==> flow/design.v <==
module cordic_phase_shifter #(parameter DEPTH = 1, LOG2_PHASE_SCALE = 1)(
input clk,
input rst_n,
input signed [8:0] x_in,
input signed [8:0] y_in,
input signed [31:0] p,
output reg signed [8:0] x_out,
output reg signed [8:0] y_out,
output reg signed [31:0] phase_final
);
wire signed [31:0] atan_table [0:30];
   assign atan_table[0]  = 32'b00100000000000000000000000000000; 
   assign atan_table[1]  = 32'b00010010111001000000010100011101; 
   assign atan_table[2]  = 32'b00001001111110110011100001011011; 
   assign atan_table[3]  = 32'b00000101000100010001000111010100; 
   assign atan_table[4]  = 32'b00000010100010110000110101000011;
   assign atan_table[5]  = 32'b00000001010001011101011111100001;
   assign atan_table[6]  = 32'b00000000101000101111011000011110;
   assign atan_table[7]  = 32'b00000000010100010111110001010101;
   assign atan_table[8]  = 32'b00000000001010001011111001010011;
   assign atan_table[9]  = 32'b00000000000101000101111100101110;
   assign atan_table[10] = 32'b00000000000010100010111110011000;
   assign atan_table[11] = 32'b00000000000001010001011111001100;
   assign atan_table[12] = 32'b00000000000000101000101111100110;
   assign atan_table[13] = 32'b00000000000000010100010111110011;
   assign atan_table[14] = 32'b00000000000000001010001011111001;
   assign atan_table[15] = 32'b00000000000000000101000101111101;
   assign atan_table[16] = 32'b00000000000000000010100010111110;
   assign atan_table[17] = 32'b00000000000000000001010001011111;
   assign atan_table[18] = 32'b00000000000000000000101000101111;
   assign atan_table[19] = 32'b00000000000000000000010100011000;
   assign atan_table[20] = 32'b00000000000000000000001010001100;
   assign atan_table[21] = 32'b00000000000000000000000101000110;
   assign atan_table[22] = 32'b00000000000000000000000010100011;
   assign atan_table[23] = 32'b00000000000000000000000001010001;
   assign atan_table[24] = 32'b00000000000000000000000000101000;
   assign atan_table[25] = 32'b00000000000000000000000000010100;
   assign atan_table[26] = 32'b00000000000000000000000000001010;
   assign atan_table[27] = 32'b00000000000000000000000000000101;
   assign atan_table[28] = 32'b00000000000000000000000000000010;
   assign atan_table[29] = 32'b00000000000000000000000000000001;
   assign atan_table[30] = 32'b00000000000000000000000000000000;
reg signed [8:0] next_x_out, next_y_out;
reg signed [31:0] next_phase_final;
wire signed [31:0] atan_val;
always @(posedge clk) begin
    if (!rst_n) begin
        x_out <= x_in;
        y_out <= y_in;
        phase_final <= p;
    end 
    else begin
        x_out <= next_x_out;
        y_out <= next_y_out;
        phase_final <= next_phase_final;
    end
end
localparam [8:0] DEPTH_CASTED = DEPTH[8:0];
assign atan_val = atan_table[DEPTH_CASTED] >>> LOG2_PHASE_SCALE;
always @* begin
    next_x_out = x_in + (y_in >>> DEPTH_CASTED);
    next_y_out = y_in - (x_in >>> DEPTH_CASTED);
    next_phase_final = p + atan_val;
    if (p[31] == 1'b0) begin
        next_x_out = x_in - (y_in >>> DEPTH_CASTED);
        next_y_out = y_in + (x_in >>> DEPTH_CASTED);
        next_phase_final = p - atan_val;
    end
end
endmodule
module pipeline(
input clk,
input rst_n,
input signed [8:0] x_in,
input signed [8:0] y_in,
input signed [31:0] phase_in,
input in_valid,
output signed [8:0] x_out,
output signed [8:0] y_out,
output signed [31:0] phase_out,
output out_valid
);
    wire signed [8:0] x_stage [0:31];
    wire signed [8:0] y_stage [0:31];
    wire signed [31:0] phase_stage [0:31];
    assign x_stage[0] = x_in;
    assign y_stage[0] = y_in;
    assign phase_stage[0] = phase_in;
genvar i;
generate
        for (i = 0; i < 31; i = i + 1) begin : cordic_stages
            cordic_phase_shifter #(
                .DEPTH(i),
                .LOG2_PHASE_SCALE(0)
            ) stage_inst (
                .clk(clk),
                .rst_n(rst_n),
                .x_in(x_stage[i]),
                .y_in(y_stage[i]),
                .p(phase_stage[i]),
                .x_out(x_stage[i+1]),
                .y_out(y_stage[i+1]),
                .phase_final(phase_stage[i+1])
            );
        end
endgenerate
    reg [30:0] valid_stage;
    always @(posedge clk) begin
        if (!rst_n)
            valid_stage <= 31'd0;
        else
            valid_stage <= {valid_stage[29:0], in_valid};
    end
    assign out_valid = valid_stage[30];
    assign x_out = x_stage[31];
    assign y_out = y_stage[31];
    assign phase_out = phase_stage[31];
endmodule
Step by step through the tools: pipeline
Tool output for the design above, in the order of the flow.
Lines are those of the file above, counted from 1.
{"block": "inputs", "top_module": "pipeline", "clock": "clk", "library": "sky130hd", "lib_corner": "tt_025C_1v80"}

Elaborated design
Yosys after proc, flatten, opt, wreduce and memory -nomap, before mapping. Enables and synchronous resets that opt folds into registers are not counted as muxes. Print and check cells are not counted. Equal cells are merged and count once.
{"block": "bits", "in_bits": 53, "word_cells": 461, "regBits": 1581}
{"block": "classes", "addsub": 183, "muxes": 184}
{"block": "op_table", "op": "2-to-1 mux 32 bit", "count": 60}
{"block": "op_table", "op": "2-to-1 mux 9 bit", "count": 124}
{"block": "op_table", "op": "adder 9 x 1 -> 9 bit", "count": 46}
{"block": "op_table", "op": "subtractor 9 x 1 -> 9 bit", "count": 46}
{"block": "op_table", "op": "adder 32 x 10 -> 32 bit (second input constant)", "count": 1}
{"block": "op_table", "op": "subtractor 32 x 10 -> 32 bit (second input constant)", "count": 1}
{"block": "op_table", "op": "adder 32 x 11 -> 32 bit (second input constant)", "count": 1}
{"block": "op_table", "op": "subtractor 32 x 11 -> 32 bit (second input constant)", "count": 1}
{"block": "op_table", "op": "adder 32 x 12 -> 32 bit (second input constant)", "count": 1}
{"block": "op_table", "op": "subtractor 32 x 12 -> 32 bit (second input constant)", "count": 1}
{"block": "op_table", "op": "adder 32 x 13 -> 32 bit (second input constant)", "count": 1}
{"block": "op_table", "op": "subtractor 32 x 13 -> 32 bit (second input constant)", "count": 1}
{"block": "op_table", "op": "adder 32 x 14 -> 32 bit (second input constant)", "count": 1}
{"block": "op_table", "op": "subtractor 32 x 14 -> 32 bit (second input constant)", "count": 1}
{"block": "op_table", "op": "adder 32 x 15 -> 32 bit (second input constant)", "count": 1}
{"block": "op_table", "op": "subtractor 32 x 15 -> 32 bit (second input constant)", "count": 1}
{"block": "op_table", "op": "adder 32 x 16 -> 32 bit (second input constant)", "count": 1}
{"block": "op_table", "op": "subtractor 32 x 16 -> 32 bit (second input constant)", "count": 1}
{"block": "op_table", "op": "adder 32 x 17 -> 32 bit (second input constant)", "count": 1}
{"block": "op_table", "op": "subtractor 32 x 17 -> 32 bit (second input constant)", "count": 1}
{"block": "op_table", "op": "adder 32 x 18 -> 32 bit (second input constant)", "count": 1}
{"block": "op_table", "op": "subtractor 32 x 18 -> 32 bit (second input constant)", "count": 1}
{"block": "op_table", "op": "adder 32 x 19 -> 32 bit (second input constant)", "count": 1}
{"block": "op_table", "op": "subtractor 32 x 19 -> 32 bit (second input constant)", "count": 1}
{"block": "op_table", "op": "adder 32 x 2 -> 32 bit (second input constant)", "count": 1}
{"block": "op_table", "op": "subtractor 32 x 2 -> 32 bit (second input constant)", "count": 1}
{"block": "op_table", "op": "adder 32 x 20 -> 32 bit (second input constant)", "count": 1}
{"block": "op_table", "op": "subtractor 32 x 20 -> 32 bit (second input constant)", "count": 1}
Other operator kinds: 52; their cells: 67.

Longest topological paths
Longest topological path by Yosys (ltp), each cell counted once; first at word level (registers and memories cut), then after technology mapping (sequential cells cut; the memories' decode and read muxes count).
{"block": "depth", "depth_word": 3, "abc_area": 0, "ltp_mapped": 16, "depth_no_buf": 16}

Synthesis result
The flow's flattened synthesis, as Yosys stat reports it; memories are mapped. The netlist is that of the ABC_AREA named above (0 if unset); the other value can give another one.
{"block": "types", "type": "sky130_fd_sc_hd__dfxtp_1", "count": 1581}
{"block": "types", "type": "sky130_fd_sc_hd__ha_1", "count": 1378}
{"block": "types", "type": "sky130_fd_sc_hd__mux2_2", "count": 987}
{"block": "types", "type": "sky130_fd_sc_hd__xnor2_1", "count": 869}
{"block": "types", "type": "sky130_fd_sc_hd__a21oi_1", "count": 1094}
{"block": "types", "type": "sky130_fd_sc_hd__a21o_1", "count": 722}
{"block": "types", "type": "sky130_fd_sc_hd__xor2_1", "count": 368}
{"block": "types", "type": "sky130_fd_sc_hd__nor2_1", "count": 713}
{"block": "types", "type": "sky130_fd_sc_hd__nand2_1", "count": 673}
{"block": "types", "type": "sky130_fd_sc_hd__o21ai_0", "count": 502}
{"block": "types", "type": "sky130_fd_sc_hd__inv_1", "count": 578}
{"block": "types", "type": "sky130_fd_sc_hd__fa_1", "count": 93}
{"block": "types", "type": "sky130_fd_sc_hd__o21bai_1", "count": 219}
{"block": "types", "type": "sky130_fd_sc_hd__clkbuf_1", "count": 308}
{"block": "types", "type": "sky130_fd_sc_hd__nor2b_1", "count": 144}
{"block": "types", "type": "sky130_fd_sc_hd__mux2i_1", "count": 88}
{"block": "types", "type": "sky130_fd_sc_hd__nand3_1", "count": 172}
{"block": "types", "type": "sky130_fd_sc_hd__o21a_1", "count": 114}
Not listed: further types 79, cells in them 1436.
{"block": "mapped", "synth_area_mm2": 0.1101106, "ff_cells": 1581, "stdcells": 12039, "seqArea_mm2": 0.0316504, "n_buf": 348}
The figures by module come from a second, unflattened synthesis with its own total; it is not the netlist above.
{"block": "hier_totals", "cells_unflattened": 13892, "area_unflattened_mm2": 0.1206845}
Each row is one instance without its submodules.
{"block": "modules", "mod": "cordic_phase_shifter", "instances": 1, "mod_seq_area_mm2": 0.001001, "mod_area_mm2": 0.0045243, "cells": 562}
{"block": "modules", "mod": "cordic_phase_shifter", "instances": 1, "mod_seq_area_mm2": 0.001001, "mod_area_mm2": 0.004478, "cells": 541}
{"block": "modules", "mod": "cordic_phase_shifter", "instances": 1, "mod_seq_area_mm2": 0.001001, "mod_area_mm2": 0.0042566, "cells": 522}
{"block": "modules", "mod": "cordic_phase_shifter", "instances": 1, "mod_seq_area_mm2": 0.001001, "mod_area_mm2": 0.0042266, "cells": 494}
{"block": "modules", "mod": "cordic_phase_shifter", "instances": 1, "mod_seq_area_mm2": 0.001001, "mod_area_mm2": 0.0041365, "cells": 487}
{"block": "modules", "mod": "cordic_phase_shifter", "instances": 1, "mod_seq_area_mm2": 0.001001, "mod_area_mm2": 0.0041039, "cells": 475}
{"block": "modules", "mod": "cordic_phase_shifter", "instances": 1, "mod_seq_area_mm2": 0.001001, "mod_area_mm2": 0.0040877, "cells": 486}
{"block": "modules", "mod": "cordic_phase_shifter", "instances": 1, "mod_seq_area_mm2": 0.001001, "mod_area_mm2": 0.0040802, "cells": 461}
{"block": "modules", "mod": "cordic_phase_shifter", "instances": 1, "mod_seq_area_mm2": 0.001001, "mod_area_mm2": 0.0040601, "cells": 473}
{"block": "modules", "mod": "cordic_phase_shifter", "instances": 1, "mod_seq_area_mm2": 0.001001, "mod_area_mm2": 0.0040401, "cells": 485}
{"block": "modules", "mod": "cordic_phase_shifter", "instances": 1, "mod_seq_area_mm2": 0.001001, "mod_area_mm2": 0.0040176, "cells": 480}
{"block": "modules", "mod": "cordic_phase_shifter", "instances": 1, "mod_seq_area_mm2": 0.001001, "mod_area_mm2": 0.0039988, "cells": 448}
{"block": "modules", "mod": "cordic_phase_shifter", "instances": 1, "mod_seq_area_mm2": 0.001001, "mod_area_mm2": 0.0039926, "cells": 471}
{"block": "modules", "mod": "cordic_phase_shifter", "instances": 1, "mod_seq_area_mm2": 0.001001, "mod_area_mm2": 0.0039863, "cells": 465}
Further modules, not shown: 18.

Path before layout
Path of least setup slack by OpenSTA after synthesis, without wires, with an ideal clock, recovery checks aside; 20% of the period is set as input and as output delay. Where synthesis merged equal registers, the netlist keeps one of their names.
{"block": "synth_path", "path_kind": "reg2reg", "start": "register cordic_stages[0].stage_inst.phase_final[31]", "end": "register cordic_stages[1].stage_inst.phase_final[25]", "driving_pins": 15, "arrival_time_ns": 3.987, "required_time_ns": 9.879, "path_slack_ns": 5.892, "delay_ns": 4.108, "clock_period_ns": 10.0, "n_path_buf": 2, "setup_time_ns": 0.121, "period_less_setup_slack_ns": 4.108}
"delay_ns" = arrival - input delay + setup time.
"driving_pins": output pins that drive a net of the path, with the launching flip-flop's if there is one; two outputs of one cell count as two.
"period_less_setup_slack_ns" = period - worst setup slack (recovery checks aside). The figure is calculated, with input and output delays left at 20% of the set period.
Between the ends stands the longest chain of elaborated cells between them, by number of cells; it is not shown to be the way that was timed. Of several equally long chains one is given.
A line is the first line of the expression or statement that the cell stems from. Yosys adds cells for indexed reads and writes and turns some case tables into memories.
{"block": "synth_via", "cell_sequence": "sky130_fd_sc_hd__dfxtp_1 -> sky130_fd_sc_hd__clkbuf_1 -> sky130_fd_sc_hd__buf_1 -> sky130_fd_sc_hd__inv_1 -> sky130_fd_sc_hd__ha_1 -> sky130_fd_sc_hd__a21oi_1 -> sky130_fd_sc_hd__nor2_1 -> sky130_fd_sc_hd__or4b_4 -> sky130_fd_sc_hd__a221oi_2 -> sky130_fd_sc_hd__o21ai_1 -> sky130_fd_sc_hd__o21a_2 -> sky130_fd_sc_hd__a41o_4 -> sky130_fd_sc_hd__a31oi_4 -> sky130_fd_sc_hd__xnor2_1 -> sky130_fd_sc_hd__mux2_4", "elab_chain_cells": 2, "cells_between": 2, "cone_lines": 2, "classes_between": "2 x mux"}
{"block": "synth_lines", "element": "start, declared", "line": 9, "text": "output reg signed [31:0] phase_final"}
{"block": "synth_lines", "element": "start, assigned", "line": 50, "text": "phase_final <= p;"}
{"block": "synth_lines", "element": "start, assigned", "line": 55, "text": "phase_final <= next_phase_final;"}
{"block": "synth_lines", "element": "2-to-1 mux 32 bit", "line": 64, "text": "if (p[31] == 1'b0) begin"}
{"block": "synth_lines", "element": "2-to-1 mux 32 bit", "line": 47, "text": "if (!rst_n) begin"}
{"block": "synth_lines", "element": "end, assigned", "line": 50}
{"block": "synth_lines", "element": "end, assigned", "line": 55}
{"block": "synth_lines", "element": "end, declared", "line": 9}

Worst path after layout
From the final timing report of job 1: the path of least setup slack in the routed layout; clock arrival at registers is part of the times.
{"block": "layout_path", "path_kind": "reg2reg", "start": "register cordic_stages[17].stage_inst.phase_final[31]", "end": "register cordic_stages[18].stage_inst.phase_final[29]", "arrival_time_ns": 5.33, "driving_pins": 14, "setup_time_ns": 0.11, "clock_period_ns": 5.06, "path_slack_ns": 0.45, "n_path_buf": 1, "required_time_ns": 5.78}
Between the ends stands the longest chain of elaborated cells between them, by number of cells; it is not shown to be the way that was timed. Of several equally long chains one is given.
{"block": "layout_via", "cell_sequence": "sky130_fd_sc_hd__dfxtp_1 -> sky130_fd_sc_hd__inv_1 -> sky130_fd_sc_hd__buf_4 -> sky130_fd_sc_hd__ha_1 -> sky130_fd_sc_hd__and3_1 -> sky130_fd_sc_hd__nand3_1 -> sky130_fd_sc_hd__o21ai_0 -> sky130_fd_sc_hd__a211oi_1 -> sky130_fd_sc_hd__o31ai_1 -> sky130_fd_sc_hd__a21boi_2 -> sky130_fd_sc_hd__o41ai_1 -> sky130_fd_sc_hd__a221oi_1 -> sky130_fd_sc_hd__xnor2_1 -> sky130_fd_sc_hd__mux2_2", "elab_chain_cells": 2, "cells_between": 2, "cone_lines": 2, "classes_between": "2 x mux"}
{"block": "layout_lines", "element": "start, declared", "line": 9, "text": "output reg signed [31:0] phase_final"}
{"block": "layout_lines", "element": "start, assigned", "line": 50, "text": "phase_final <= p;"}
{"block": "layout_lines", "element": "start, assigned", "line": 55, "text": "phase_final <= next_phase_final;"}
{"block": "layout_lines", "element": "2-to-1 mux 32 bit", "line": 64, "text": "if (p[31] == 1'b0) begin"}
{"block": "layout_lines", "element": "2-to-1 mux 32 bit", "line": 47, "text": "if (!rst_n) begin"}
{"block": "layout_lines", "element": "end, assigned", "line": 50}
{"block": "layout_lines", "element": "end, assigned", "line": 55}
{"block": "layout_lines", "element": "end, declared", "line": 9}

Appendix: measured runs

Top module pipeline; platform sky130hd; tools Yosys and OpenROAD; 2 stored runs in no particular order. Input and output delays are each 20% of the period that was set; the output load is 0.01 pF.
"period_reached_ns" = clock period - worst setup slack. The figure is calculated, with input and output delays left at 20% of the set period.

Job 1
==> flow/run.sh <==
#!/bin/bash
# the make line also repeats the synthesis and layout settings of config.mk as NAME=value (left out here)
make -C /OpenROAD-flow-scripts/flow DESIGN_CONFIG=/design/flow/config.mk WORK_HOME=/design/flow/orfs CLKGATE_MAP_FILE= finish
==> flow/config.mk <==
export PLATFORM = sky130hd
export DESIGN_NAME = pipeline
export DESIGN_NICKNAME = pipeline
export VERILOG_FILES = /design/flow/design.v
export SDC_FILE = /design/flow/constraint.sdc
export NUM_CORES = 4
export LEC_CHECK = 0
export CAP_MARGIN = 20
export CORE_MARGIN = 2
export CORE_UTILIZATION = 55
export SLEW_MARGIN = 20
==> flow/constraint.sdc <==
create_clock -name core_clock -period 5.06 [get_ports {clk}]
set_input_delay 1.0120 -clock core_clock [delete_from_list [all_inputs] [get_ports {clk}]]
set_output_delay 1.0120 -clock core_clock [all_outputs]
set_load 0.01 [all_outputs]

==> results of job 1, as JSON <==
{
  "holdWs_ns": 0.319,
  "setup_ws_ns": 0.445,
  "period_reached_ns": 4.615,
  "setupTns_ns": 0.000,
  "die_area_mm2": 0.203798,
  "yosys_chip_area_mm2": 0.1101106,
  "utilization_frac": 0.603,
  "cell_area_final_mm2": 0.120344
}

Job 2
==> flow/run.sh <==
#!/bin/bash
# the make line also repeats the synthesis and layout settings of config.mk as NAME=value (left out here)
make -C /OpenROAD-flow-scripts/flow DESIGN_CONFIG=/design/flow/config.mk WORK_HOME=/design/flow/orfs CLKGATE_MAP_FILE= finish
==> flow/config.mk <==
export PLATFORM = sky130hd
export DESIGN_NAME = pipeline
export DESIGN_NICKNAME = pipeline
export VERILOG_FILES = /design/flow/design.v
export SDC_FILE = /design/flow/constraint.sdc
export NUM_CORES = 4
export LEC_CHECK = 0
export ABC_AREA = 0
export CAP_MARGIN = 20
export CORE_ASPECT_RATIO = 0.89
export CORE_MARGIN = 6
export CORE_UTILIZATION = 23
export CTS_CLUSTER_SIZE = 39
export MIN_ROUTING_LAYER = met1
export PLACE_DENSITY = 0.41
export SLEW_MARGIN = 25
==> flow/constraint.sdc <==
create_clock -name core_clock -period 4.63 [get_ports {clk}]
set_input_delay 0.9260 -clock core_clock [delete_from_list [all_inputs] [get_ports {clk}]]
set_output_delay 0.9260 -clock core_clock [all_outputs]
set_load 0.01 [all_outputs]

==> results of job 2, as JSON <==
{
  "yosys_chip_area_mm2": 0.1101106,
  "setup_ws_ns": 0.641,
  "utilization_frac": 0.264,
  "cell_area_final_mm2": 0.125807,
  "die_area_mm2": 0.495518,
  "holdWs_ns": 0.324,
  "setupTns_ns": 0.000,
  "period_reached_ns": 3.989
}
